==> flow/design.v <==
module alu_v(wire_clock, wire_reset, enable_alu, m2, m3, m4, opCode, FR_in, FR_out, useCarry, flagToShifthAndRot, dec);
   input  wire         wire_clock;
   input  wire         wire_reset;
   input  wire         enable_alu;
   output reg  [15:0]  m2;
   input  wire [15:0]  m3;
   input  wire [15:0]  m4;
   input  wire [5:0]   opCode;
   input  wire [15:0]  FR_in;
   output reg  [15:0]  FR_out;
   input  wire         useCarry;
   input  wire [2:0]   flagToShifthAndRot;
   input  wire         dec;
   reg [15:0]  m2_next;
   reg [15:0]  FR_next;
   reg         m2_we;
   reg [31:0]  temp;
   reg [15:0]  m3c;
   wire        cin = useCarry & FR_out[11];
   always @* begin
      m2_next = m2;
      FR_next = FR_out;
      m2_we   = 1'b0;
      temp    = 32'h00000000;
      m3c     = 16'h0000;
      casez(opCode)
        6'b000110: begin
           FR_next = FR_in;
        end
        6'b100000: begin
           temp = {16'h0000, m3} + {16'h0000, m4} + {31'h0, cin};
           FR_next[11] = (temp > 32'h0000ffff);
           m2_next = temp[15:0];
           m2_we = 1'b1;
           FR_next[12] = (temp[15:0] == 16'h0000);
        end
        6'b100001: begin
           temp = {16'h0000, m3} - {16'h0000, m4} + {31'h0, cin};
           m3c = m3 + {15'h0000, cin};
           m2_we = 1'b1;
           if(m4 > m3c) begin
              FR_next[6] = 1'b1;
              m2_next = 16'h0000;
           end
           else begin
              FR_next[6] = 1'b0;
              m2_next = temp[15:0];
           end
           FR_next[12] = (temp[15:0] == 16'h0000);
        end
        6'b100010: begin
           temp = m3 * m4;
           m2_next = temp[15:0];
           m2_we = 1'b1;
           FR_next[10] = (temp > 32'h0000ffff);
           FR_next[12] = (temp[15:0] == 16'h0000);
        end
        6'b100011: begin
           m2_we = 1'b1;
           if(m4 == 16'h0000) begin
              FR_next[9] = 1'b1;
              m2_next = 16'h0000;
           end
           else begin
              FR_next[9] = 1'b0;
              m2_next = m3 / m4;
           end
           FR_next[12] = (m2_next == 16'h0000);
        end
        6'b100101: begin
           m2_we = 1'b1;
           if(m4 == 16'h0000) begin
              FR_next[9] = 1'b1;
              m2_next = 16'h0000;
           end
           else begin
              FR_next[9] = 1'b0;
              m2_next = m3 % m4;
           end
           FR_next[12] = (m2_next == 16'h0000);
        end
        6'b100100: begin
           m2_we = 1'b1;
           if(dec == 1'b0) begin
              m2_next = m3 + 16'h0001;
              FR_next[12] = 1'b0;
           end
           else begin
              m2_next = m3 - 16'h0001;
              FR_next[12] = (m2_next == 16'h0000);
           end
        end
        6'b010110: begin
           if(m3 == m4) FR_next[15:13] = 3'b001;
           if(m3 <  m4) FR_next[15:13] = 3'b010;
           if(m3 >  m4) FR_next[15:13] = 3'b100;
        end
        6'b010010: begin
           m2_next = m3 & m4;
           m2_we = 1'b1;
           if(m2_next == 16'h0000) FR_next[12] = 1'b1;
        end
        6'b010011: begin
           m2_next = m3 | m4;
           m2_we = 1'b1;
           if(m2_next == 16'h0000) FR_next[12] = 1'b1;
        end
        6'b010100: begin
           m2_next = m3 ^ m4;
           m2_we = 1'b1;
           if(m2_next == 16'h0000) FR_next[12] = 1'b1;
        end
        6'b010101: begin
           m2_next = ~m3;
           m2_we = 1'b1;
           if(m2_next == 16'h0000) FR_next[12] = 1'b1;
        end
        6'b010000: begin
           m2_we = 1'b1;
           casez(flagToShifthAndRot)
             3'b10?: m2_next = ((m3 << m4) & 16'hffff) | (m3 >> (16'h000f - m4));
             3'b11?: m2_next = ((m3 >> (16'h0010 - m4)) | (m3 << m4)) & 16'hffff;
             3'b00?: m2_next = m3 << m4;
             default: m2_next = m3 >> m4;
           endcase
        end
        default: begin
        end
      endcase
   end
   always @(posedge wire_clock) begin
      if(wire_reset) begin
         FR_out <= 16'h0000;
      end
      else if(enable_alu) begin
         FR_out <= FR_next;
         if(m2_we) m2 <= m2_next;
      end
   end
endmodule
module control_unit_v(wire_clock, wire_reset, bus_RAM_DATA_IN, bus_RAM_DATA_OUT, bus_RAM_ADDRESS, wire_RW, bus_keyboard, videoflag, bus_vga_pos, bus_vga_char, enable_alu, FR_in_at_control, FR_out_at_control, opcode, useCarry, flagToShifthAndRot, useDec, m2, m3, m4, data_debug, led);
   input  wire        wire_clock;
   input  wire        wire_reset;
   input  wire [15:0] bus_RAM_DATA_IN;
   output reg  [15:0] bus_RAM_DATA_OUT;
   output reg  [15:0] bus_RAM_ADDRESS;
   output reg         wire_RW;
   input  wire [7:0]  bus_keyboard;
   output reg         videoflag;
   output reg  [15:0] bus_vga_pos;
   output reg  [15:0] bus_vga_char;
   output reg         enable_alu;
   input  wire [15:0] FR_in_at_control;
   output reg  [15:0] FR_out_at_control;
   output reg  [5:0]  opcode;
   output reg         useCarry;
   output reg  [2:0]  flagToShifthAndRot;
   output reg         useDec;
   input  wire [15:0] m2;
   output reg  [15:0] m3;
   output reg  [15:0] m4;
   output wire [15:0] data_debug;
   output wire [15:0] led;
   reg [2:0]   stage;
   reg         processing_instruction;
   reg [15:0]  IR;
   reg [15:0]  PC;
   reg [15:0]  Rn [0:7];
   reg [15:0]  END;
   reg [15:0]  SP;
   assign led = 16'h0000;
   assign data_debug = 16'h0000;
   wire [2:0]  ra = IR[9:7];
   wire [2:0]  rb = IR[6:4];
   wire [2:0]  rc = IR[3:1];
   wire [15:0] FR = FR_in_at_control;
   reg cond;
   always @* begin
      case(IR[9:6])
        4'b0000: cond = 1'b1;
        4'b0001: cond = FR[13];
        4'b0010: cond = ~FR[13];
        4'b0011: cond = FR[12];
        4'b0100: cond = ~FR[12];
        4'b0101: cond = FR[11];
        4'b0110: cond = ~FR[11];
        4'b0111: cond = FR[15];
        4'b1000: cond = FR[14];
        4'b1001: cond = FR[15] | FR[13];
        4'b1010: cond = FR[14] | FR[13];
        4'b1011: cond = FR[10];
        4'b1100: cond = ~FR[10];
        4'b1101: cond = FR[6];
        4'b1110: cond = FR[9];
        default: cond = 1'b0;
      endcase
   end
   always @(posedge wire_clock) begin
      if(wire_reset) begin
         wire_RW <= 1'b0;
         PC <= 16'h0000;
         SP <= 16'h7ffc;
         videoflag <= 1'b0;
         enable_alu <= 1'b0;
         Rn[1] <= 16'h0121;
         Rn[3] <= 16'h0241;
         stage <= 3'd1;
         processing_instruction <= 1'b0;
      end
      else begin
         stage <= stage + 3'd1;
         enable_alu <= 1'b0;
         if(processing_instruction == 1'b0) begin
            case(stage)
              3'd1: begin
                 bus_RAM_ADDRESS <= PC;
              end
              3'd2: begin
                 processing_instruction <= 1'b1;
                 IR <= bus_RAM_DATA_IN;
                 PC <= PC + 16'h0001;
                 stage <= 3'd1;
              end
              default: ;
            endcase
         end
         else begin
            casez(IR)
              16'b110000??????????: begin
                 case(stage)
                   3'd1: bus_RAM_ADDRESS <= PC;
                   3'd2: END <= bus_RAM_DATA_IN;
                   3'd3: bus_RAM_ADDRESS <= END;
                   3'd4: begin
                      PC <= PC + 16'h0001;
                      Rn[ra] <= bus_RAM_DATA_IN;
                      processing_instruction <= 1'b0;
                      stage <= 3'd1;
                   end
                   default: ;
                 endcase
              end
              16'b110001??????????: begin
                 case(stage)
                   3'd1: bus_RAM_ADDRESS <= PC;
                   3'd2: END <= bus_RAM_DATA_IN;
                   3'd3: bus_RAM_ADDRESS <= END;
                   3'd4: begin
                      wire_RW <= 1'b1;
                      bus_RAM_DATA_OUT <= Rn[ra];
                   end
                   3'd5: begin
                      PC <= PC + 16'h0001;
                      wire_RW <= 1'b0;
                      processing_instruction <= 1'b0;
                      stage <= 3'd1;
                   end
                   default: ;
                 endcase
              end
              16'b111101??????????: begin
                 case(stage)
                   3'd1: bus_RAM_ADDRESS <= Rn[ra];
                   3'd2: begin
                      wire_RW <= 1'b1;
                      bus_RAM_DATA_OUT <= Rn[rb];
                   end
                   3'd3: begin
                      wire_RW <= 1'b0;
                      processing_instruction <= 1'b0;
                      stage <= 3'd1;
                   end
                   default: ;
                 endcase
              end
              16'b111100??????????: begin
                 case(stage)
                   3'd1: bus_RAM_ADDRESS <= Rn[rb];
                   3'd2: begin
                      Rn[ra] <= bus_RAM_DATA_IN;
                      processing_instruction <= 1'b0;
                      stage <= 3'd1;
                   end
                   default: ;
                 endcase
              end
              16'b111000??????????: begin
                 case(stage)
                   3'd1: bus_RAM_ADDRESS <= PC;
                   3'd2: begin
                      Rn[ra] <= bus_RAM_DATA_IN;
                      PC <= PC + 16'h0001;
                      processing_instruction <= 1'b0;
                      stage <= 3'd1;
                   end
                   default: ;
                 endcase
              end
              16'b110011??????????: begin
                 case(stage)
                   3'd1: begin
                      casez(IR[1:0])
                        2'b?0: Rn[ra] <= Rn[rb];
                        2'b01: Rn[ra] <= SP;
                        2'b11: SP <= Rn[ra];
                      endcase
                   end
                   3'd2: begin
                      processing_instruction <= 1'b0;
                      stage <= 3'd1;
                   end
                   default: ;
                 endcase
              end
              16'b110010??????????: begin
                 case(stage)
                   3'd1: begin
                      bus_vga_pos <= Rn[rb];
                      bus_vga_char <= Rn[ra];
                   end
                   3'd2: begin
                      if(bus_vga_char[11:8] == 4'h0)
                        bus_vga_char <= Rn[ra] + 16'h0f00;
                      else if(bus_vga_char[11:8] == 4'hf)
                        bus_vga_char <= Rn[ra] - 16'h0f00;
                   end
                   3'd3: videoflag <= 1'b1;
                   3'd4: videoflag <= 1'b0;
                   3'd5: begin
                      processing_instruction <= 1'b0;
                      stage <= 3'd1;
                   end
                   default: ;
                 endcase
              end
              16'b110101??????????: begin
                 case(stage)
                   3'd1: Rn[ra] <= {8'h00, bus_keyboard};
                   3'd2: begin
                      processing_instruction <= 1'b0;
                      stage <= 3'd1;
                   end
                   default: ;
                 endcase
              end
              16'b000101??????????: begin
                 case(stage)
                   3'd1: bus_RAM_ADDRESS <= SP;
                   3'd2: begin
                      wire_RW <= 1'b1;
                      if(IR[6] == 1'b0)
                        bus_RAM_DATA_OUT <= Rn[ra];
                      else
                        bus_RAM_DATA_OUT <= FR;
                   end
                   3'd3: begin
                      wire_RW <= 1'b0;
                      processing_instruction <= 1'b0;
                      stage <= 3'd1;
                      SP <= SP - 16'h0001;
                   end
                   default: ;
                 endcase
              end
              16'b000110??????????: begin
                 case(stage)
                   3'd1: SP <= SP + 16'h0001;
                   3'd2: bus_RAM_ADDRESS <= SP;
                   3'd3: begin
                      if(IR[6] == 1'b0) begin
                         Rn[ra] <= bus_RAM_DATA_IN;
                      end
                      else begin
                         FR_out_at_control <= bus_RAM_DATA_IN;
                         opcode <= IR[15:10];
                         enable_alu <= 1'b1;
                      end
                   end
                   3'd6: begin
                      processing_instruction <= 1'b0;
                      stage <= 3'd1;
                   end
                   default: ;
                 endcase
              end
              16'b000100??????????: begin
                 case(stage)
                   3'd1: SP <= SP + 16'h0001;
                   3'd2: bus_RAM_ADDRESS <= SP;
                   3'd3: PC <= bus_RAM_DATA_IN;
                   3'd4: begin
                      PC <= PC + 16'h0001;
                      processing_instruction <= 1'b0;
                      stage <= 3'd1;
                   end
                   default: ;
                 endcase
              end
              16'b100000??????????, 16'b100001??????????, 16'b100010??????????,
              16'b100011??????????, 16'b100101??????????, 16'b010010??????????,
              16'b010011??????????, 16'b010100??????????, 16'b010101??????????,
              16'b100100??????????, 16'b010110??????????, 16'b010000??????????: begin
                 case(stage)
                   3'd1: begin
                      opcode <= IR[15:10];
                      enable_alu <= 1'b1;
                      casez(IR[15:10])
                        6'b100100: begin
                           m3 <= Rn[ra];
                           useDec <= IR[6];
                        end
                        6'b010110: begin
                           m3 <= Rn[ra];
                           m4 <= Rn[rb];
                        end
                        6'b010101: begin
                           m3 <= Rn[rb];
                        end
                        6'b010000: begin
                           m3 <= Rn[ra];
                           m4 <= {12'h000, IR[3:0]};
                           flagToShifthAndRot <= IR[6:4];
                        end
                        6'b10000?: begin
                           m3 <= Rn[rb];
                           m4 <= Rn[rc];
                           useCarry <= IR[0];
                        end
                        default: begin
                           m3 <= Rn[rb];
                           m4 <= Rn[rc];
                        end
                      endcase
                   end
                   3'd6: begin
                      if(IR[15:10] == 6'b010110)
                        bus_vga_char <= FR;
                      else
                        Rn[ra] <= m2;
                      if(IR[15:10] == 6'b010100)
                        bus_vga_char <= m2;
                      processing_instruction <= 1'b0;
                      stage <= 3'd1;
                   end
                   default: ;
                 endcase
              end
              16'b000010??????????: begin
                 case(stage)
                   3'd1: bus_RAM_ADDRESS <= PC;
                   3'd2: if(cond) PC <= bus_RAM_DATA_IN - 16'h0001;
                   3'd3: PC <= PC + 16'h0001;
                   3'd4: begin
                      processing_instruction <= 1'b0;
                      stage <= 3'd1;
                   end
                   default: ;
                 endcase
              end
              16'b000011??????????: begin
                 case(stage)
                   3'd1: bus_RAM_ADDRESS <= SP;
                   3'd2: begin
                      wire_RW <= 1'b1;
                      bus_RAM_DATA_OUT <= PC;
                   end
                   3'd3: wire_RW <= 1'b0;
                   3'd4: bus_RAM_ADDRESS <= PC;
                   3'd5: begin
                      if(cond) begin
                         PC <= bus_RAM_DATA_IN - 16'h0001;
                         SP <= SP - 16'h0001;
                      end
                   end
                   3'd6: PC <= PC + 16'h0001;
                   3'd7: begin
                      processing_instruction <= 1'b0;
                      stage <= 3'd1;
                   end
                   default: ;
                 endcase
              end
              default: begin
                 wire_RW <= 1'b0;
                 processing_instruction <= 1'b0;
                 stage <= 3'd1;
              end
            endcase
         end
      end
   end
endmodule
module  cpu_v(wire_clock, wire_reset, bus_RAM_DATA_IN,bus_RAM_DATA_OUT,bus_RAM_ADDRESS,wire_RW, bus_keyboard, videoflag, bus_vga_pos, bus_vga_char,data_debug, led);
   input wire         wire_clock;
   input wire         wire_reset;
   input wire [15:0]  bus_RAM_DATA_IN;
   output wire [15:0]  bus_RAM_DATA_OUT;
   output wire [15:0]  bus_RAM_ADDRESS;
   output wire         wire_RW;
   input  wire [7:0]  bus_keyboard;
   output wire         videoflag;
   output wire [15:0]  bus_vga_pos;
   output wire [15:0]  bus_vga_char;
   output wire [15:0]  data_debug;
   output wire [15:0]  led;
   wire [15:0]         m2;
   wire [15:0]         m3;
   wire [15:0]         m4;
   wire                enable_alu;
   wire [5:0]          opCode;
   wire                useCarry;
   wire                useDec;
   wire [15:0]         FR_in_at_control;
   wire [15:0]         FR_out_at_control;
   wire [2:0]          flagToShifthAndRot;
   alu_v alu_v_dut(wire_clock,wire_reset,enable_alu,m2,m3,m4,opCode,FR_out_at_control,FR_in_at_control,useCarry,flagToShifthAndRot,useDec);
   control_unit_v control_v_dut(wire_clock, wire_reset, bus_RAM_DATA_IN,bus_RAM_DATA_OUT,bus_RAM_ADDRESS,wire_RW, bus_keyboard, videoflag, bus_vga_pos, bus_vga_char,enable_alu,FR_in_at_control,FR_out_at_control,opCode,useCarry,flagToShifthAndRot,useDec,m2,m3,m4,data_debug, led);
endmodule
Tool chain data of cpu_v
Tool output for the design above, in the order of the flow.
Line numbers count from 1 in the design file above.
Operators: Yosys type, input widths -> output width; for muxes data width and select width s.
Not given: --
- top: cpu_v
- clock port: wire_clock
- cell library: sky130hd
- timing corner: tt_025C_1v80

Word level
Counts by Yosys on the flattened word-level netlist (proc, flatten, opt, wreduce; memories kept). Print and check cells are left out.
Memory sizes are those after Yosys's memory passes, which may raise the word count (mostly to a power of two), join words into wider ones and drop unused or constant bits.
- noted cells after elaboration: 435
- bits of input ports at 26
- memories kept: 1
- noted clocked read ports x word width: 48
- bits in read-only memories at 0
- register bits: 226
- noted memory bits (writable): 128
- bits in latches at 0
- reductions and logical operators: 71
- bitwise logic cells: 25
- muxes and demuxes: 178
- eq/ne operators at 104
- divide/modulo/power cells at 2
- add/sub/neg operators at 16
- multipliers: 1
- $lt $le $gt $ge at 5
- noted shift-type cells: 4
- memory list (name ; depth ; width ; read ports ; wr ports ; line ; RTL):
    control_v_dut.Rn ; 8 ; 16 ; 3 ; 2 ; 168 ; reg [15:0]  Rn [0:7];
- operator list (kind ; count):
    $mux 16 ; 78
    $mul 16x16->32 ; 1
    $div 16x16->16 ; 1
    $mod 16x16->16 ; 1
    $pmux 16 s2 ; 7
    $logic_not 16->1 ; 11
    $pmux 16 s11 ; 1
    $pmux 16 s4 ; 2
    $eq 6x6->1 const B ; 20
    $pmux 16 s7 ; 1
    $pmux 16 s6 ; 1
    $pmux 16 s3 ; 2
    $eq 6x5->1 const B ; 12
    $gt 32x16->1 const B ; 2
    $mux 1 ; 52
    $add 16x1->16 const B ; 3
    $sub 16x1->16 const B ; 3
    $or 16x16->16 ; 3
    $shr 16x16->16 ; 3
    $mux 3 ; 14
    $add 16x1->16 ; 2
    $gt 16x16->1 ; 2
    $ne 2x1->1 const B ; 16
    $add 32x1->32 ; 1
    $eq 4x4->1 const B ; 8
    $reduce_and 5->1 ; 5
    $eq 6x3->1 const B ; 4
    $reduce_bool 11->1 ; 2
Not listed: further kinds 62, cells in them 148.

Logic depth
Yosys ltp: most cells in a row. Word level: on the elaborated netlist, between registers, memories and ports. Mapped: between sequential cells and ports; inverters and the memories' decode and read muxes count.
- depth in word-level cells: 14
- ABC_AREA at 0
- noted depth in mapped cells: 137
- noted depth with buffers taken out: 122

Synthesis result
The flow's flattened synthesis, as Yosys stat reports it; memories are mapped. The netlist is that of the ABC_AREA named above (0 if unset); the other value can give another one.
Totals and module areas in this step are rounded.
- noted buffer cells: 338
- noted mapped flip-flops: 362
- noted cell count: 5090
- mapped area: 0.0439 mm^2
- sequential area: 0.0101 mm^2
- cell types (type ; count ; area in all (um^2)):
    sky130_fd_sc_hd__edfxtp_1 ; 282 ; 8.47E+03
    sky130_fd_sc_hd__ha_1 ; 360 ; 4504.32
    sky130_fd_sc_hd__fa_1 ; 207 ; 4.14E+03
    sky130_fd_sc_hd__mux4_2 ; 103 ; 2.32E+03
    sky130_fd_sc_hd__nand2_1 ; 525 ; 1970.64
    sky130_fd_sc_hd__nor2_1 ; 524 ; 1.97E+03
    sky130_fd_sc_hd__a21oi_1 ; 325 ; 1626.56
    sky130_fd_sc_hd__dfxtp_1 ; 80 ; 1.6E+03
    sky130_fd_sc_hd__inv_1 ; 373 ; 1.4E+03
    sky130_fd_sc_hd__xnor2_1 ; 137 ; 1.2E+03
    sky130_fd_sc_hd__mux2i_1 ; 113 ; 1.13E+03
    sky130_fd_sc_hd__o21ai_0 ; 208 ; 1.04E+03
    sky130_fd_sc_hd__clkbuf_1 ; 243 ; 912.125
    sky130_fd_sc_hd__nor3_1 ; 153 ; 765.734
    sky130_fd_sc_hd__xor2_1 ; 72 ; 630.605
    sky130_fd_sc_hd__o211ai_1 ; 73 ; 548.026
    sky130_fd_sc_hd__nand3_1 ; 106 ; 530.509
    sky130_fd_sc_hd__mux2_2 ; 47 ; 529.258
Other cell types: 89; their cells: 1159.
The figures by module come from a second, unflattened synthesis with its own total; it is not the netlist above.
- cell total of the unflattened synthesis at 5037
- area (unflattened synthesis) at 0.0441 mm^2
Each row is one instance without its submodules.
- modules (module ; cells ; area (mm^2) ; times used ; sequential area (mm^2)):
    alu_v ; 3240 ; 0.0239 ; 1 ; 0.000801
    control_unit_v ; 1797 ; 0.0202 ; 1 ; 0.0093
    cpu_v ; 0 ; 0 ; 1 ; 0

Timing after synthesis
Source: OpenSTA report_checks on the synthesized netlist (no wires, ideal clock, input and output delay 20% of the period each), path of least setup slack; recovery checks are left aside. Register names are those of the netlist, which keeps one name where synthesis merged equal registers.
- path kind: register -> register
- start point: reg control_v_dut.m4[0]
- end point: reg alu_v_dut.FR_out[12]
- required time at 31.927 ns
- period: 32.0 ns
- noted driving pins on the path: 120
- arrival time: 27.353 ns
- path delay: 27.426 ns
- noted setup slack: 4.574 ns
- launch time at the first pin: 0.000 ns
- period reached after synthesis: 27.426 ns
"path delay" = arrival - input delay + setup time.
"driving pins on the path": output pins that drive a net of the path, with the launching flip-flop's if there is one; two outputs of one cell count as two.
"period reached after synthesis" is the clock period less the worst setup slack; recovery checks do not enter. This is arithmetic on one report: input and output delays are still those of the set period (20% each).
The rows between start and end are the longest chain of elaborated cells between them; the timing report does not say that the signal goes this way. Where chains are equally long, one stands for them.
Each line given opens the expression or statement behind the cell; cells for indexed reads and writes are added by Yosys, which also makes memories of some case tables.
A register here has more assigning lines than the two given.
- cells stage by stage: sky130_fd_sc_hd__edfxtp_1 > sky130_fd_sc_hd__clkbuf_1 > sky130_fd_sc_hd__inv_2 > sky130_fd_sc_hd__buf_1 > sky130_fd_sc_hd__ha_1 > sky130_fd_sc_hd__nor4b_1 > sky130_fd_sc_hd__nand4_1 > sky130_fd_sc_hd__nor2_1 > sky130_fd_sc_hd__nor2_1 > sky130_fd_sc_hd__ha_1 > sky130_fd_sc_hd__o21a_1 > sky130_fd_sc_hd__nor2_1 > sky130_fd_sc_hd__or4_1 > sky130_fd_sc_hd__nand2_1 > sky130_fd_sc_hd__ha_1 > sky130_fd_sc_hd__nand4_1 > sky130_fd_sc_hd__o32ai_4 > sky130_fd_sc_hd__nand2_2 > (+84 left out) > sky130_fd_sc_hd__o2111a_1 > sky130_fd_sc_hd__a311o_1 > sky130_fd_sc_hd__a31o_2 > sky130_fd_sc_hd__clkbuf_1 > sky130_fd_sc_hd__clkbuf_1 > sky130_fd_sc_hd__nor2_1 > sky130_fd_sc_hd__nor2_1 > sky130_fd_sc_hd__ha_1 > sky130_fd_sc_hd__and3_1 > sky130_fd_sc_hd__and3_1 > sky130_fd_sc_hd__a211o_1 > sky130_fd_sc_hd__o22ai_1 > sky130_fd_sc_hd__nor2_1 > sky130_fd_sc_hd__a222oi_1 > sky130_fd_sc_hd__nand4_1 > sky130_fd_sc_hd__nor4_2 > sky130_fd_sc_hd__nand4b_1 > sky130_fd_sc_hd__o211ai_2
- length of the longest elaborated chain: 5
- noted elaborated cells on any way between the ends: 31
- RTL lines, path post-synthesis (element ; line ; RTL):
    start, declared ; 161 ; output reg  [15:0] m4;
    start, assigned ; 414 ; m4 <= Rn[rb];
    start, assigned ; 421 ; m4 <= {12'h000, IR[3:0]};
    $mod 16x16->16 ; 78 ; m2_next = m3 % m4;
    $mux 16 ; 72 ; if(m4 == 16'h0000) begin
    $mux 16 ; 26 ; casez(opCode)
    $logic_not 16->1 ; 80 ; FR_next[12] = (m2_next == 16'h0000);
    $pmux 1 s11 ; 26 ;
    end, assigned ; 133 ; FR_out <= 16'h0000;
    end, assigned ; 136 ; FR_out <= FR_next;
    end, declared ; 10 ; output reg  [15:0]  FR_out;

Path in the finished layout
Path of least setup slack in the final report of stored run 1 (OpenROAD, finished layout, wires in). Where an end is a register, its clock arrival counts in the times.
- path kind: register -> register
- start point: reg control_v_dut.m3[6]
- end point: reg alu_v_dut.m2[5]
- required time at 32.42 ns
- period: 32.0 ns
- noted driving pins on the path: 107
- launch time at the first pin: 0.59 ns
- arrival time: 30.78 ns
- noted setup slack: 1.63 ns
A register here has more assigning lines than the two given.
- cells stage by stage: sky130_fd_sc_hd__edfxtp_1 > sky130_fd_sc_hd__nor4_2 > sky130_fd_sc_hd__nand4_2 > sky130_fd_sc_hd__nor2_1 > sky130_fd_sc_hd__nor2_1 > sky130_fd_sc_hd__ha_1 > sky130_fd_sc_hd__o21a_1 > sky130_fd_sc_hd__nor2_1 > sky130_fd_sc_hd__o31ai_1 > sky130_fd_sc_hd__nand2_1 > sky130_fd_sc_hd__ha_1 > sky130_fd_sc_hd__nand4_1 > sky130_fd_sc_hd__o32ai_4 > sky130_fd_sc_hd__nand2_2 > sky130_fd_sc_hd__nand2_1 > sky130_fd_sc_hd__nand2_1 > sky130_fd_sc_hd__ha_1 > sky130_fd_sc_hd__or3_1 > (+71 left out) > sky130_fd_sc_hd__nor2_1 > sky130_fd_sc_hd__a221o_1 > sky130_fd_sc_hd__ha_1 > sky130_fd_sc_hd__a21oi_1 > sky130_fd_sc_hd__nand3_1 > sky130_fd_sc_hd__o2111a_1 > sky130_fd_sc_hd__a311o_1 > sky130_fd_sc_hd__a31o_4 > sky130_fd_sc_hd__o21a_1 > sky130_fd_sc_hd__a31oi_1 > sky130_fd_sc_hd__ha_1 > sky130_fd_sc_hd__and3_1 > sky130_fd_sc_hd__a211o_1 > sky130_fd_sc_hd__o22a_2 > sky130_fd_sc_hd__nor3_1 > sky130_fd_sc_hd__o2bb2ai_1 > sky130_fd_sc_hd__a221oi_1 > sky130_fd_sc_hd__a21oi_1
- RTL lines, path after layout (element ; line ; RTL):
    start, declared ; 160 ; output reg  [15:0] m3;
    start, assigned ; 409 ; m3 <= Rn[ra];
    start, assigned ; 413 ; m3 <= Rn[ra];
    end, assigned ; 137 ; if(m2_we) m2 <= m2_next;
    end, declared ; 5 ; output reg  [15:0]  m2;
Chain of elaborated cells between the ends: none given.

==> results <==
Stored flow runs of cpu_v (3 of them; Yosys, OpenROAD, sky130hd). They differ in their settings and are not a sequence. Constraints: input delay and output delay 20% of the set period each, output load 0.01 pF.
"critical setup path time" = time allowed to the worst setup path (clock period - input delay - output delay, where it has them) - its slack; a late launch clock adds to it, a late capture clock takes from it.
Values from the reports are rounded here.

Stored run 1

==> flow/run.sh <==
#!/bin/bash
# the make line also repeats the synthesis and layout settings of config.mk as NAME=value (left out here)
make -C /OpenROAD-flow-scripts/flow DESIGN_CONFIG=/design/flow/config.mk WORK_HOME=/design/flow/orfs CLKGATE_MAP_FILE= finish
==> flow/config.mk <==
export PLATFORM = sky130hd
export DESIGN_NAME = cpu_v
export DESIGN_NICKNAME = cpu_v
export VERILOG_FILES = /design/flow/design.v
export SDC_FILE = /design/flow/constraint.sdc
export NUM_CORES = 4
export LEC_CHECK = 0
export CAP_MARGIN = 20
export CORE_MARGIN = 2
export CORE_UTILIZATION = 40
export SLEW_MARGIN = 20
==> flow/constraint.sdc <==
create_clock -name core_clock -period 32.0 [get_ports {wire_clock}]
set_input_delay 6.4000 -clock core_clock [delete_from_list [all_inputs] [get_ports {wire_clock}]]
set_output_delay 6.4000 -clock core_clock [all_outputs]
set_load 0.01 [all_outputs]

Measured in stored run 1:
- critical setup path time: 30.37 ns
- worst path kind: register -> register
- die outline area at 0.112 mm^2
- post-route utilization: 44.1 %
- setup slack of the worst path: 1.63 ns
- chip area after synthesis (Yosys): 0.0439 mm^2

Stored run 2

==> flow/run.sh <==
#!/bin/bash
# the make line also repeats the synthesis and layout settings of config.mk as NAME=value (left out here)
make -C /OpenROAD-flow-scripts/flow DESIGN_CONFIG=/design/flow/config.mk WORK_HOME=/design/flow/orfs CLKGATE_MAP_FILE= finish
==> flow/config.mk <==
export PLATFORM = sky130hd
export DESIGN_NAME = cpu_v
export DESIGN_NICKNAME = cpu_v
export VERILOG_FILES = /design/flow/design.v
export SDC_FILE = /design/flow/constraint.sdc
export NUM_CORES = 4
export LEC_CHECK = 0
export CAP_MARGIN = 30
export CELL_PAD_IN_SITES_GLOBAL_PLACEMENT = 1
export CORE_ASPECT_RATIO = 0.86
export CORE_MARGIN = 3
export CORE_UTILIZATION = 42
export GPL_TIMING_DRIVEN = 1
export HOLD_SLACK_MARGIN = 0.28
export MAX_ROUTING_LAYER = met4
export PLACE_DENSITY_LB_ADDON = 0.15
export SETUP_SLACK_MARGIN = 5.0
export SLEW_MARGIN = 20
export TNS_END_PERCENT = 95
==> flow/constraint.sdc <==
create_clock -name core_clock -period 40.9 [get_ports {wire_clock}]
set_input_delay 8.1800 -clock core_clock [delete_from_list [all_inputs] [get_ports {wire_clock}]]
set_output_delay 8.1800 -clock core_clock [all_outputs]
set_load 0.01 [all_outputs]

Measured in stored run 2:
- critical setup path time: 32.27 ns
- worst path kind: register -> register
- die outline area at 0.108 mm^2
- post-route utilization: 46.7 %
- setup slack of the worst path: 8.63 ns
- chip area after synthesis (Yosys): 0.0439 mm^2

Stored run 3

==> flow/run.sh <==
#!/bin/bash
# the make line also repeats the synthesis and layout settings of config.mk as NAME=value (left out here)
make -C /OpenROAD-flow-scripts/flow DESIGN_CONFIG=/design/flow/config.mk WORK_HOME=/design/flow/orfs CLKGATE_MAP_FILE= finish
==> flow/config.mk <==
export PLATFORM = sky130hd
export DESIGN_NAME = cpu_v
export DESIGN_NICKNAME = cpu_v
export VERILOG_FILES = /design/flow/design.v
export SDC_FILE = /design/flow/constraint.sdc
export NUM_CORES = 4
export LEC_CHECK = 0
export ABC_AREA = 0
export CAP_MARGIN = 10
export CELL_PAD_IN_SITES_GLOBAL_PLACEMENT = 1
export CORE_ASPECT_RATIO = 0.59
export CORE_MARGIN = 7
export CORE_UTILIZATION = 38
export CTS_CLUSTER_DIAMETER = 137
export CTS_CLUSTER_SIZE = 32
export GPL_ROUTABILITY_DRIVEN = 0
export GPL_TIMING_DRIVEN = 0
export HOLD_SLACK_MARGIN = 0.28
export MAX_ROUTING_LAYER = met4
export PLACE_DENSITY_LB_ADDON = 0.07
export SETUP_SLACK_MARGIN = 0.34
export SLEW_MARGIN = 20
==> flow/constraint.sdc <==
create_clock -name core_clock -period 24.3 [get_ports {wire_clock}]
set_input_delay 4.8600 -clock core_clock [delete_from_list [all_inputs] [get_ports {wire_clock}]]
set_output_delay 4.8600 -clock core_clock [all_outputs]
set_load 0.01 [all_outputs]

Measured in stored run 3:
- critical setup path time: 26.58 ns
- worst path kind: register -> register
- die outline area at 0.126 mm^2
- post-route utilization: 46.6 %
- setup slack of the worst path: -2.28 ns
- chip area after synthesis (Yosys): 0.0439 mm^2
